==> flow/design.v <==
`timescale 1ns / 1ps
module uart_rx(
               input               clk          ,		 
               input               rst_n        ,	
               input               din          ,
               output  reg [7:0]    dout         ,		
               output  reg         dout_vld     
               );
parameter    	   BPS	  =	217;	 
reg   [14:0]        cnt0         ;
wire                add_cnt0     ;
wire                end_cnt0     ;
reg   [ 3:0]        cnt1         ;
wire                add_cnt1     ;
wire                end_cnt1     ;
reg                 rx0          ;	
reg                 rx1          ;	
reg                 rx2          ;	
wire                rx_en        ;
reg                 flag_add     ;
always @ (posedge clk or negedge rst_n) begin
	if(!rst_n) begin
		rx0 <= 1'b1;
        rx1 <= 1'b1;
        rx2 <= 1'b1;
	end
	else begin
		rx0 <= din;
        rx1 <= rx0;
        rx2 <= rx1;
	end
end
assign rx_en = rx2 & ~rx1;	
always @(posedge clk or negedge rst_n)begin
    if(!rst_n)begin
        cnt0 <= 0;
    end
    else if(add_cnt0)begin
        if(end_cnt0)
            cnt0 <= 0;
        else
            cnt0 <= cnt0 + 1;
    end
end
assign add_cnt0 = flag_add;
assign end_cnt0 = add_cnt0 && cnt0==BPS-1 ;
always @(posedge clk or negedge rst_n)begin 
    if(!rst_n)begin
        cnt1 <= 0;
    end
    else if(add_cnt1)begin
        if(end_cnt1)
            cnt1 <= 0;
        else
            cnt1 <= cnt1 + 1;
    end
end
assign add_cnt1 = end_cnt0;
assign end_cnt1 = add_cnt1 && cnt1==9-1 ;  
always @ (posedge clk or negedge rst_n)begin
	if(!rst_n) begin
		flag_add <= 1'b0;
	end
	else if(rx_en) begin		
		flag_add <= 1'b1;	
	end
    else if(end_cnt1) begin		
		flag_add <= 1'b0;	
	end
end
always @ (posedge clk or negedge rst_n)begin
	if(!rst_n) begin
		dout <= 8'd0;
	end
	else if(add_cnt0 && cnt0==BPS/2-1 && cnt1!=0) begin		 
	    dout[cnt1-1]<= rx2 ;
	end
end
always @ (posedge clk or negedge rst_n)begin
	if(!rst_n) begin
		dout_vld <= 1'b0;
	end
    else if(end_cnt1) begin		
		dout_vld <= 1'b1;	
	end
	else begin	
        dout_vld <= 1'b0;			
	end
end
endmodule
`timescale 1ns / 1ps
module uart_tx(
                 input             clk    ,			
                 input             rst_n  ,		
                 input [7:0]       din    ,
                 input             din_vld,	  
                 output reg        rdy    ,   
                 output reg        dout   
             );
parameter         BPS    = 217;
reg   [7:0]       tx_data_tmp;	
reg               flag_add   ;
reg   [14:0]      cnt0       ;
wire              add_cnt0   ;
wire              end_cnt0   ;
reg   [ 3:0]      cnt1       ;
wire              add_cnt1   ;
wire              end_cnt1   ;
wire  [ 9:0]      data       ;
always  @(posedge clk or negedge rst_n)begin
    if(rst_n==1'b0)begin
        flag_add <= 0;
    end
    else if(flag_add==0 && din_vld)begin
        flag_add <= 1;
    end
    else if(end_cnt1)begin
        flag_add <= 0;
    end
end
always @(posedge clk or negedge rst_n)begin
    if(!rst_n)begin
        cnt0 <= 0;
    end
    else if(add_cnt0)begin
        if(end_cnt0)
            cnt0 <= 0;
        else
            cnt0 <= cnt0 + 1;
    end
end
assign add_cnt0 = flag_add;
assign end_cnt0 = add_cnt0 && cnt0==BPS-1 ;
always @(posedge clk or negedge rst_n)begin 
    if(!rst_n)begin
        cnt1 <= 0;
    end
    else if(add_cnt1)begin
        if(end_cnt1)
            cnt1 <= 0;
        else
            cnt1 <= cnt1 + 1;
    end
end
assign add_cnt1 = end_cnt0;
assign end_cnt1 = add_cnt1 && cnt1==10-1 ;
always @ (posedge clk or negedge rst_n) begin
	if(!rst_n) begin
		tx_data_tmp <=8'd0;
	end
	else if(flag_add==1'b0 && din_vld) begin	
		tx_data_tmp <= din;	
	end
end
always @ (posedge clk or negedge rst_n) begin
	if(!rst_n) begin
		dout <= 1'b1;
	end
	else if(add_cnt0 && cnt0==1-1)begin
        dout<= data[cnt1];
    end 
end
assign  data = {1'b1,tx_data_tmp,1'b0};  
always  @(*)begin
    if(din_vld || flag_add)
        rdy = 1'b0;
    else
        rdy = 1'b1;
end
endmodule
module  uart_top(
								input  clk,
								input  rst_n,
								input  din,
								input sw8,
								output  reg  [23:0] pic_out,
								output  reg [16:0] addr,
								output  reg wr_ram,
								output  tx,
								output  reg pic_done,    
								output  reg  pic_download,    
								output  reg [7:0] rgb_led
								);
	wire   dout_vld;
	wire  [7:0] dout;
	reg [3:0] code_p;
	reg  [4:0]  cnt;
	reg  [3:0]  state;
	wire  [3:0]  code;
	wire [7:0]  temp;
	reg [23:0] pic_reg;
	parameter  monitor=0;   
	parameter  second=1 ;
	parameter  third=2 ;
	parameter   fouth=3;
	parameter   fiveth=4;
	parameter   sixth=5;
	parameter   send=6;
	parameter   stop=7;
	assign temp=(dout>8'd57)?(dout-8'd87):(dout-8'd48);
	assign code=temp[3:0];
	always  @ (posedge clk or negedge rst_n)
	    begin
			if  (!rst_n)
			   begin
			      state<=monitor;
				  wr_ram<=1;
				  pic_out<=0;
				  addr<=0;
				  pic_done<=0;
				  end
			else
	case (state)
	monitor:	begin
				   if (dout_vld)
						begin
						    wr_ram<=1;	
							pic_reg[23:20]<=code;
							state<=second;
							code_p<=code;
						end
				 else
				          state<=monitor;
					end
	second:	begin
					if (dout_vld)
							begin
								pic_reg[19:16]<=code;
								state<=third;
								rgb_led<={code_p,code};
							end
					else
							state<=second;
					end
		third:		begin
					if (dout_vld)
						begin
							pic_reg[15:12]<=code;
							state<=fouth;
							code_p<=code;
						end
					else
						state<=third;
					end
		fouth:		begin
					if (dout_vld)
						begin
							pic_reg[11:8]<=code;
							state<=fiveth;
							rgb_led<={code_p,code};
						end
					else
						state<=fouth;
					end
		fiveth:		begin
					if (dout_vld)
						begin
							pic_reg[7:4]<=code;
							state<=sixth;
							code_p<=code;
						end
					else
						state<=fiveth;
					end
        sixth:		begin
					if (dout_vld)
						begin
							pic_reg[3:0]<=code;
							state<=send;
							rgb_led<={code_p,code};
						end
					else
						state<=sixth;
					end
		send: 	 begin
						wr_ram<=0;
						pic_out<=pic_reg;
						if (addr<479)
							begin
								addr<=addr+1;								
								pic_done<=0;
								state<=monitor;
							end
			         else if (addr==479)
					        begin								 
							     addr<=0;		
								 pic_done<=1;
								 state<=stop;								
							end	 
						end
		stop:  begin
					if  (sw8==1)
					    state<=monitor;
					else
						begin
						state<=stop;
						end
				  end
		     endcase
		end
		always  @ (posedge  clk or negedge rst_n)
		    begin
				if (!rst_n)
					cnt<=0;
				else if (state==send)
				    cnt<=cnt+1;
			    else 
					cnt<=cnt;
			end
		always  @ (posedge  clk or negedge rst_n)
			begin
				if (!rst_n)
					pic_download<=1;
		   else if (cnt>=15)
					pic_download<=0;
			else
					pic_download<=1;
			end
		uart_rx #(.BPS(16)) uart_rx(
								.clk(clk),
								.rst_n(rst_n),
								.din(din),
								.dout(dout),
								.dout_vld(dout_vld)
								);
	   uart_tx #(.BPS(16)) uart_tx(
                              .clk(clk)    ,			
                              .rst_n(rst_n)  ,		
							  .din_vld(dout_vld)    ,
							  .din(dout),
							  .dout(tx),
							  .rdy()
							); 
		endmodule 
--- tool output ---
---- Reports on uart_top ----
Tool output for the design above before and after an edit, in the order of the flow.
"before" refers to lines of the RTL above, "after" to lines of the edited file.
"change" is "after" less "before", of the values as shown.
Cell names lack the library's common part.
A cell with n/a has no value.
set-up
  design top .............................. uart_top
  clock input ............................. clk
  cell library ............................ sky130hd
  timing corner ........................... tt_025C_1v80

---- Diff ----
Unified diff, file above to edited file.
The edited RTL no longer does the same as the RTL above: the edit was made by script, with no optimisation intended.
begin of diff
@@ -74,5 +74,5 @@
 	end
 	else if(add_cnt0 && cnt0==BPS/2-1 && cnt1!=0) begin		 
-	    dout[cnt1-1]<= rx2 ;
+	    dout[cnt1^1]<= rx2 ;
 	end
 end
end of diff

---- Word level ----
Yosys after proc, flatten, opt, wreduce and memory -nomap, before mapping. Memory bits, and registers merged into a memory's read port (data or address), are not among the register bits. Print and check cells are not counted.
bit counts
  element                          before  after  change
  register bits after elaboration  150     150    0
  input bits                       4       4      0
  output and inout port bits       53      53     0
operators by class
  element                before  after  change
  add/sub/neg operators  10      9      -1
  order comparisons      3       3      0
  eq/ne operators        17      17     0
  shift-type cells       3       3      0
  mux-type cells         31      31     0
  bitwise operators      6       7      +1
  reduce/logical cells   31      31     0
operators by type and width
  kind                                                    before  after  change
  inverter 1 bit                                          2       3      +1
  negation 32 -> 33 bit                                   1       0      -1
  subtractor 4 x 1 -> 5 bit (second input constant)       1       0      -1
  negation 4 -> 33 bit                                    0       1      +1
  2-to-1 mux 1 bit                                        12      12     0
  logical AND 1 bit                                       8       8      0
  AND reduction 3 bit                                     8       8      0
  2-to-1 mux 4 bit                                        7       7      0
  == test 4 x 3 -> 1 bit (second input constant)          4       4      0
  nonzero test 2 bit                                      4       4      0
  inequality test 2 x 1 -> 1 bit (second input constant)  3       3      0
  AND reduction 2 bit                                     3       3      0
  adder 15 x 1 -> 15 bit (second input constant)          2       2      0
  adder 4 x 1 -> 4 bit (second input constant)            2       2      0
  == test 15 x 4 -> 1 bit (second input constant)         2       2      0
  == test 4 x 2 -> 1 bit (second input constant)          2       2      0
  == test 4 bit (second input constant)                   2       2      0
  2-to-1 mux 15 bit                                       2       2      0
  2-to-1 mux 17 bit                                       2       2      0
  2-to-1 mux 2 bit                                        2       2      0
  2-to-1 mux 3 bit                                        2       2      0
  2-to-1 mux 8 bit                                        2       2      0
  nonzero test 3 bit                                      2       2      0
  OR reduction 3 bit                                      2       2      0
  adder 17 x 1 -> 17 bit (second input constant)          1       1      0
  adder 5 x 1 -> 5 bit (second input constant)            1       1      0
  AND 1 bit                                               1       1      0
  AND 8 bit                                               1       1      0
The list need not be complete.

---- Depth ----
Longest topological path by Yosys (ltp), each cell counted once; first at word level (registers and memories cut), then after technology mapping (sequential cells cut; the memories' decode and read muxes count).
depth
  element                        before  after  change
  depth after elaboration        6       6      0
  ABC_AREA                       0       0      n/a
  mapped depth                   13      7      -6
  gate-level depth less buffers  12      6      -6

---- Netlist ----
Yosys stat after the flow's synthesis: flattened, memories mapped to cells. It holds for the ABC_AREA given above (unset counts as 0); a run with the other value may have another netlist.
cell types
  type      before  after  change
  xor2_1    16      6      -10
  mux2_2    43      52     +9
  and4_1    1       9      +8
  ha_1      22      15     -7
  nand2_1   42      36     -6
  nor2_1    27      21     -6
  nor4_1    18      12     -6
  or3_1     8       2      -6
  a221o_1   1       7      +6
  xnor2_1   20      25     +5
  and3_1    16      12     -4
  nand3_1   20      17     -3
  a211o_1   4       1      -3
  nand4b_1  3       0      -3
  nand2b_1  1       4      +3
  and2_1    0       3      +3
  a21oi_1   9       7      -2
  nand4_1   9       11     +2
The list need not be complete.
synthesis totals
  element                            before   after    change
  cell count                         528      499      -29
  chip area (Yosys) (um2)            6,656.4  6,535.0  -121.4
  sequential part of the area (um2)  4,042.6  4,042.6  0.0
  flip-flops                         154      154      0
  buffer cells                       22       22       0
By module: a second synthesis without flattening, with its own total; a netlist apart from the flattened one above.
second synthesis, totals
  element                                        before   after    change
  cells (unflattened synthesis)                  532      521      -11
  area total of the unflattened synthesis (um2)  6,855.3  6,727.7  -127.6
Rows give one instance, submodules left out.
by module, before
  module             times used  cells  area (um2)  seq. area (um2)
  uart_top           1           242    3,636.0     2,511.2
  uart_rx #(BPS=16)  1           167    1,789.2     804.5
  uart_tx #(BPS=16)  1           123    1,430.1     726.9
by module, after
  module             times used  cells  area (um2)  seq. area (um2)
  uart_top           1           242    3,627.2     2,511.2
  uart_rx #(BPS=16)  1           156    1,670.4     804.5
  uart_tx #(BPS=16)  1           123    1,430.1     726.9

---- Timing after synthesis ----
Source: OpenSTA report_checks on the synthesized netlist (no wires, ideal clock, input and output delay 20% of the period each), path of least setup slack; recovery checks are left aside. Register names are those of the netlist, which keeps one name where synthesis merged equal registers.
timing path post-synthesis
  element                        before                    after                change
  path type                      reg-to-reg                input-to-reg         n/a
  from                           register uart_rx.cnt1[0]  input rst_n          n/a
  to                             register uart_rx.dout[3]  register rgb_led[0]  n/a
  clock period (ns)              10.0                      10.0                 0.0
  setup time (ns)                0.128                     0.294                +0.166
  time at the first pin (ns)     0.000                     2.000                +2.000
  arrival (ns)                   3.228                     2.715                -0.513
  setup slack (ns)               6.644                     6.990                +0.346
  path delay (ns)                3.356                     1.009                -2.347
  stages                         11                        2                    -9
  buffers on the path            1                         0                    -1
  synthesis period reached (ns)  3.356                     3.01                 -0.346
"path delay" is the arrival time less input delay plus setup time.
"stages" counts driving pins, that of a launching flip-flop among them; a cell with two outputs on the path counts twice.
"synthesis period reached" is the clock period less the worst setup slack; recovery checks do not enter. This is arithmetic on one report: input and output delays are still those of the set period (20% each).
The rows between start and end are the longest chain of elaborated cells between them; the timing report does not say that the signal goes this way. Where chains are equally long, one stands for them.
Each line given opens the expression or statement behind the cell; cells for indexed reads and writes are added by Yosys, which also makes memories of some case tables.
A register here has more assigning lines than the two given.
Where a signal picks the word or bit written, the line may be left out of the assigning lines.
between the ends, post-synthesis, before
  cell sequence ........................... dfrtp_1 -> buf_2 -> inv_1 -> ha_1 -> or3b_2 -> ha_1 -> or4b_4 -> nor4_4 -> nand3_2 -> nor4_1 -> mux2_1
  length of the longest elaborated chain .. 6
  elaborated cells between the ends (all ways) .. 9
  source lines of those cells ............. 2
  classes of those cells .................. add/sub: 2; shift: 2; logic: 3; reduce/logical: 2
RTL lines, path post-synthesis, before
  element                         RTL line  RTL
  start: declaration              13        reg   [ 3:0]        cnt1         ;
  start: assignment               49        cnt1 <= 0;
  start: assignment               55        cnt1 <= cnt1 + 1;
  subtractor 4 x 1 -> 5 bit       76        dout[cnt1-1]<= rx2 ;
  negation 32 -> 33 bit           76
  variable shift 1 x 33 -> 8 bit  76
  inverter 8 bit                  76
  AND 8 bit                       76
  bitwise OR 8 bit                76
  end: assignment                 73        dout <= 8'd0;
  end: declaration                6         output reg [7:0] dout ,
between the ends, post-synthesis, after
  cell sequence ........................... and3_1 -> or3_1
  length of the longest elaborated chain .. 1
  elaborated cells between the ends (all ways) .. 1
  source lines of those cells ............. 0
  classes of those cells .................. reduce/logical: 1
RTL lines, path post-synthesis, after
  element              RTL line  RTL
  start: declaration   173       input rst_n,
  AND reduction 3 bit  n/a
  end: assignment      230       rgb_led<={code_p,code};
  end: assignment      250       rgb_led<={code_p,code};
  end: declaration     182       output reg [7:0] rgb_led

---- Worst path after layout ----
Path of least setup slack in the final report of each run of set A (OpenROAD, finished layout, wires in). Where an end is a register, its clock arrival counts in the times.
timing path post-layout
  element                     before                    after                     change
  path type                   reg-to-reg                reg-to-reg                n/a
  from                        register uart_rx.cnt1[1]  register uart_rx.cnt1[0]  n/a
  to                          register uart_rx.dout[7]  register uart_rx.dout[4]  n/a
  clock period (ns)           3.68                      3.68                      0.00
  setup time (ns)             0.12                      0.11                      -0.01
  time at the first pin (ns)  0.42                      0.41                      -0.01
  arrival (ns)                3.78                      2.65                      -1.13
  setup slack (ns)            0.20                      1.33                      +1.13
  stages                      10                        7                         -3
  buffers on the path         0                         0                         0
The rows between start and end are the longest chain of elaborated cells between them; the timing report does not say that the signal goes this way. Where chains are equally long, one stands for them.
A register here has more assigning lines than the two given.
Where a signal picks the word or bit written, the line may be left out of the assigning lines.
between the ends, post-layout, before
  cell sequence ........................... dfrtp_1 -> inv_1 -> ha_1 -> or3b_2 -> ha_1 -> or4b_4 -> nor4_4 -> nand3_2 -> nor4_1 -> mux2_1
  length of the longest elaborated chain .. 6
  elaborated cells between the ends (all ways) .. 9
  source lines of those cells ............. 2
  classes of those cells .................. add/sub: 2; shift: 2; logic: 3; reduce/logical: 2
RTL lines, path post-layout, before
  element                         RTL line  RTL
  start: declaration              13        reg   [ 3:0]        cnt1         ;
  start: assignment               49        cnt1 <= 0;
  start: assignment               55        cnt1 <= cnt1 + 1;
  subtractor 4 x 1 -> 5 bit       76        dout[cnt1-1]<= rx2 ;
  negation 32 -> 33 bit           76
  variable shift 1 x 33 -> 8 bit  76
  inverter 8 bit                  76
  AND 8 bit                       76
  bitwise OR 8 bit                76
  end: assignment                 73        dout <= 8'd0;
  end: declaration                6         output reg [7:0] dout ,
between the ends, post-layout, after
  cell sequence ........................... dfrtp_1 -> nor3b_1 -> ha_1 -> nor2b_1 -> nand4_2 -> a2111oi_2 -> mux2_2
  length of the longest elaborated chain .. 6
  elaborated cells between the ends (all ways) .. 9
  source lines of those cells ............. 2
  classes of those cells .................. add/sub: 1; shift: 2; logic: 4; reduce/logical: 2
RTL lines, path post-layout, after
  element                         RTL line  RTL
  start: declaration              13        reg   [ 3:0]        cnt1         ;
  start: assignment               49        cnt1 <= 0;
  start: assignment               55        cnt1 <= cnt1 + 1;
  inverter 1 bit                  n/a
  negation 4 -> 33 bit            76        dout[cnt1^1]<= rx2 ;
  variable shift 1 x 33 -> 8 bit  76
  inverter 8 bit                  76
  AND 8 bit                       76
  bitwise OR 8 bit                76
  end: assignment                 73        dout <= 8'd0;
  end: declaration                6         output reg [7:0] dout ,

---- Measured runs ----
Both versions went through the flow (Yosys, OpenROAD) with the same settings in each pair. Constraints: input delay and output delay 20% of the set period each, output load 0.01 pF.
settings, set A
  CORE_UTILIZATION ........................ 40
  period_ns ............................... 3.68
  CAP_MARGIN .............................. 20
  CORE_MARGIN ............................. 2
  SLEW_MARGIN ............................. 20
results, set A
  element                                 before    after     change
  post-synthesis cell area (um2)          6,656.4   6,535.0   -121.4
  die footprint (um2)                     17,689.0  17,376.5  -312.5
  utilization of the finished layout (%)  48.9      49.7      +0.8
  worst setup slack after layout (ns)     0.205     1.330     +1.125
  setup total negative slack (ns)         0.000     0.000     0.000
  total power of the final layout (mW)    4.326     4.204     -0.122
  achieved period (ns)                    3.475     2.350     -1.125
settings, set B
  ABC_AREA ................................ 0
  CELL_PAD_IN_SITES_GLOBAL_PLACEMENT ...... 2
  CORE_ASPECT_RATIO ....................... 0.5
  CORE_MARGIN ............................. 8
  CORE_UTILIZATION ........................ 54
  GPL_ROUTABILITY_DRIVEN .................. 1
  MIN_ROUTING_LAYER ....................... met1
  PLACE_DENSITY_LB_ADDON .................. 0.21
  SETUP_SLACK_MARGIN ...................... -0.09
  SLEW_MARGIN ............................. 0
  period_ns ............................... 2.81
  CAP_MARGIN .............................. 20
results, set B
  element                                 before    after     change
  post-synthesis cell area (um2)          6,656.4   6,535.0   -121.4
  die footprint (um2)                     16,350.8  16,092.0  -258.8
  utilization of the finished layout (%)  70.4      66.7      -3.7
  worst setup slack after layout (ns)     -0.498    0.524     +1.022
  setup total negative slack (ns)         -3.380    0.000     +3.380
  total power of the final layout (mW)    6.312     5.491     -0.821
  achieved period (ns)                    3.308     2.286     -1.022
"achieved period" is the run's clock period less its worst setup slack. It is reckoned from that one timing run; input and output delays stay at 20% of the period that was set.
By "total power of the final layout" is meant OpenSTA's value without simulated activity: inputs other than the clock are taken to toggle once in ten clock periods, and the tool carries that through the logic.
--- end ---
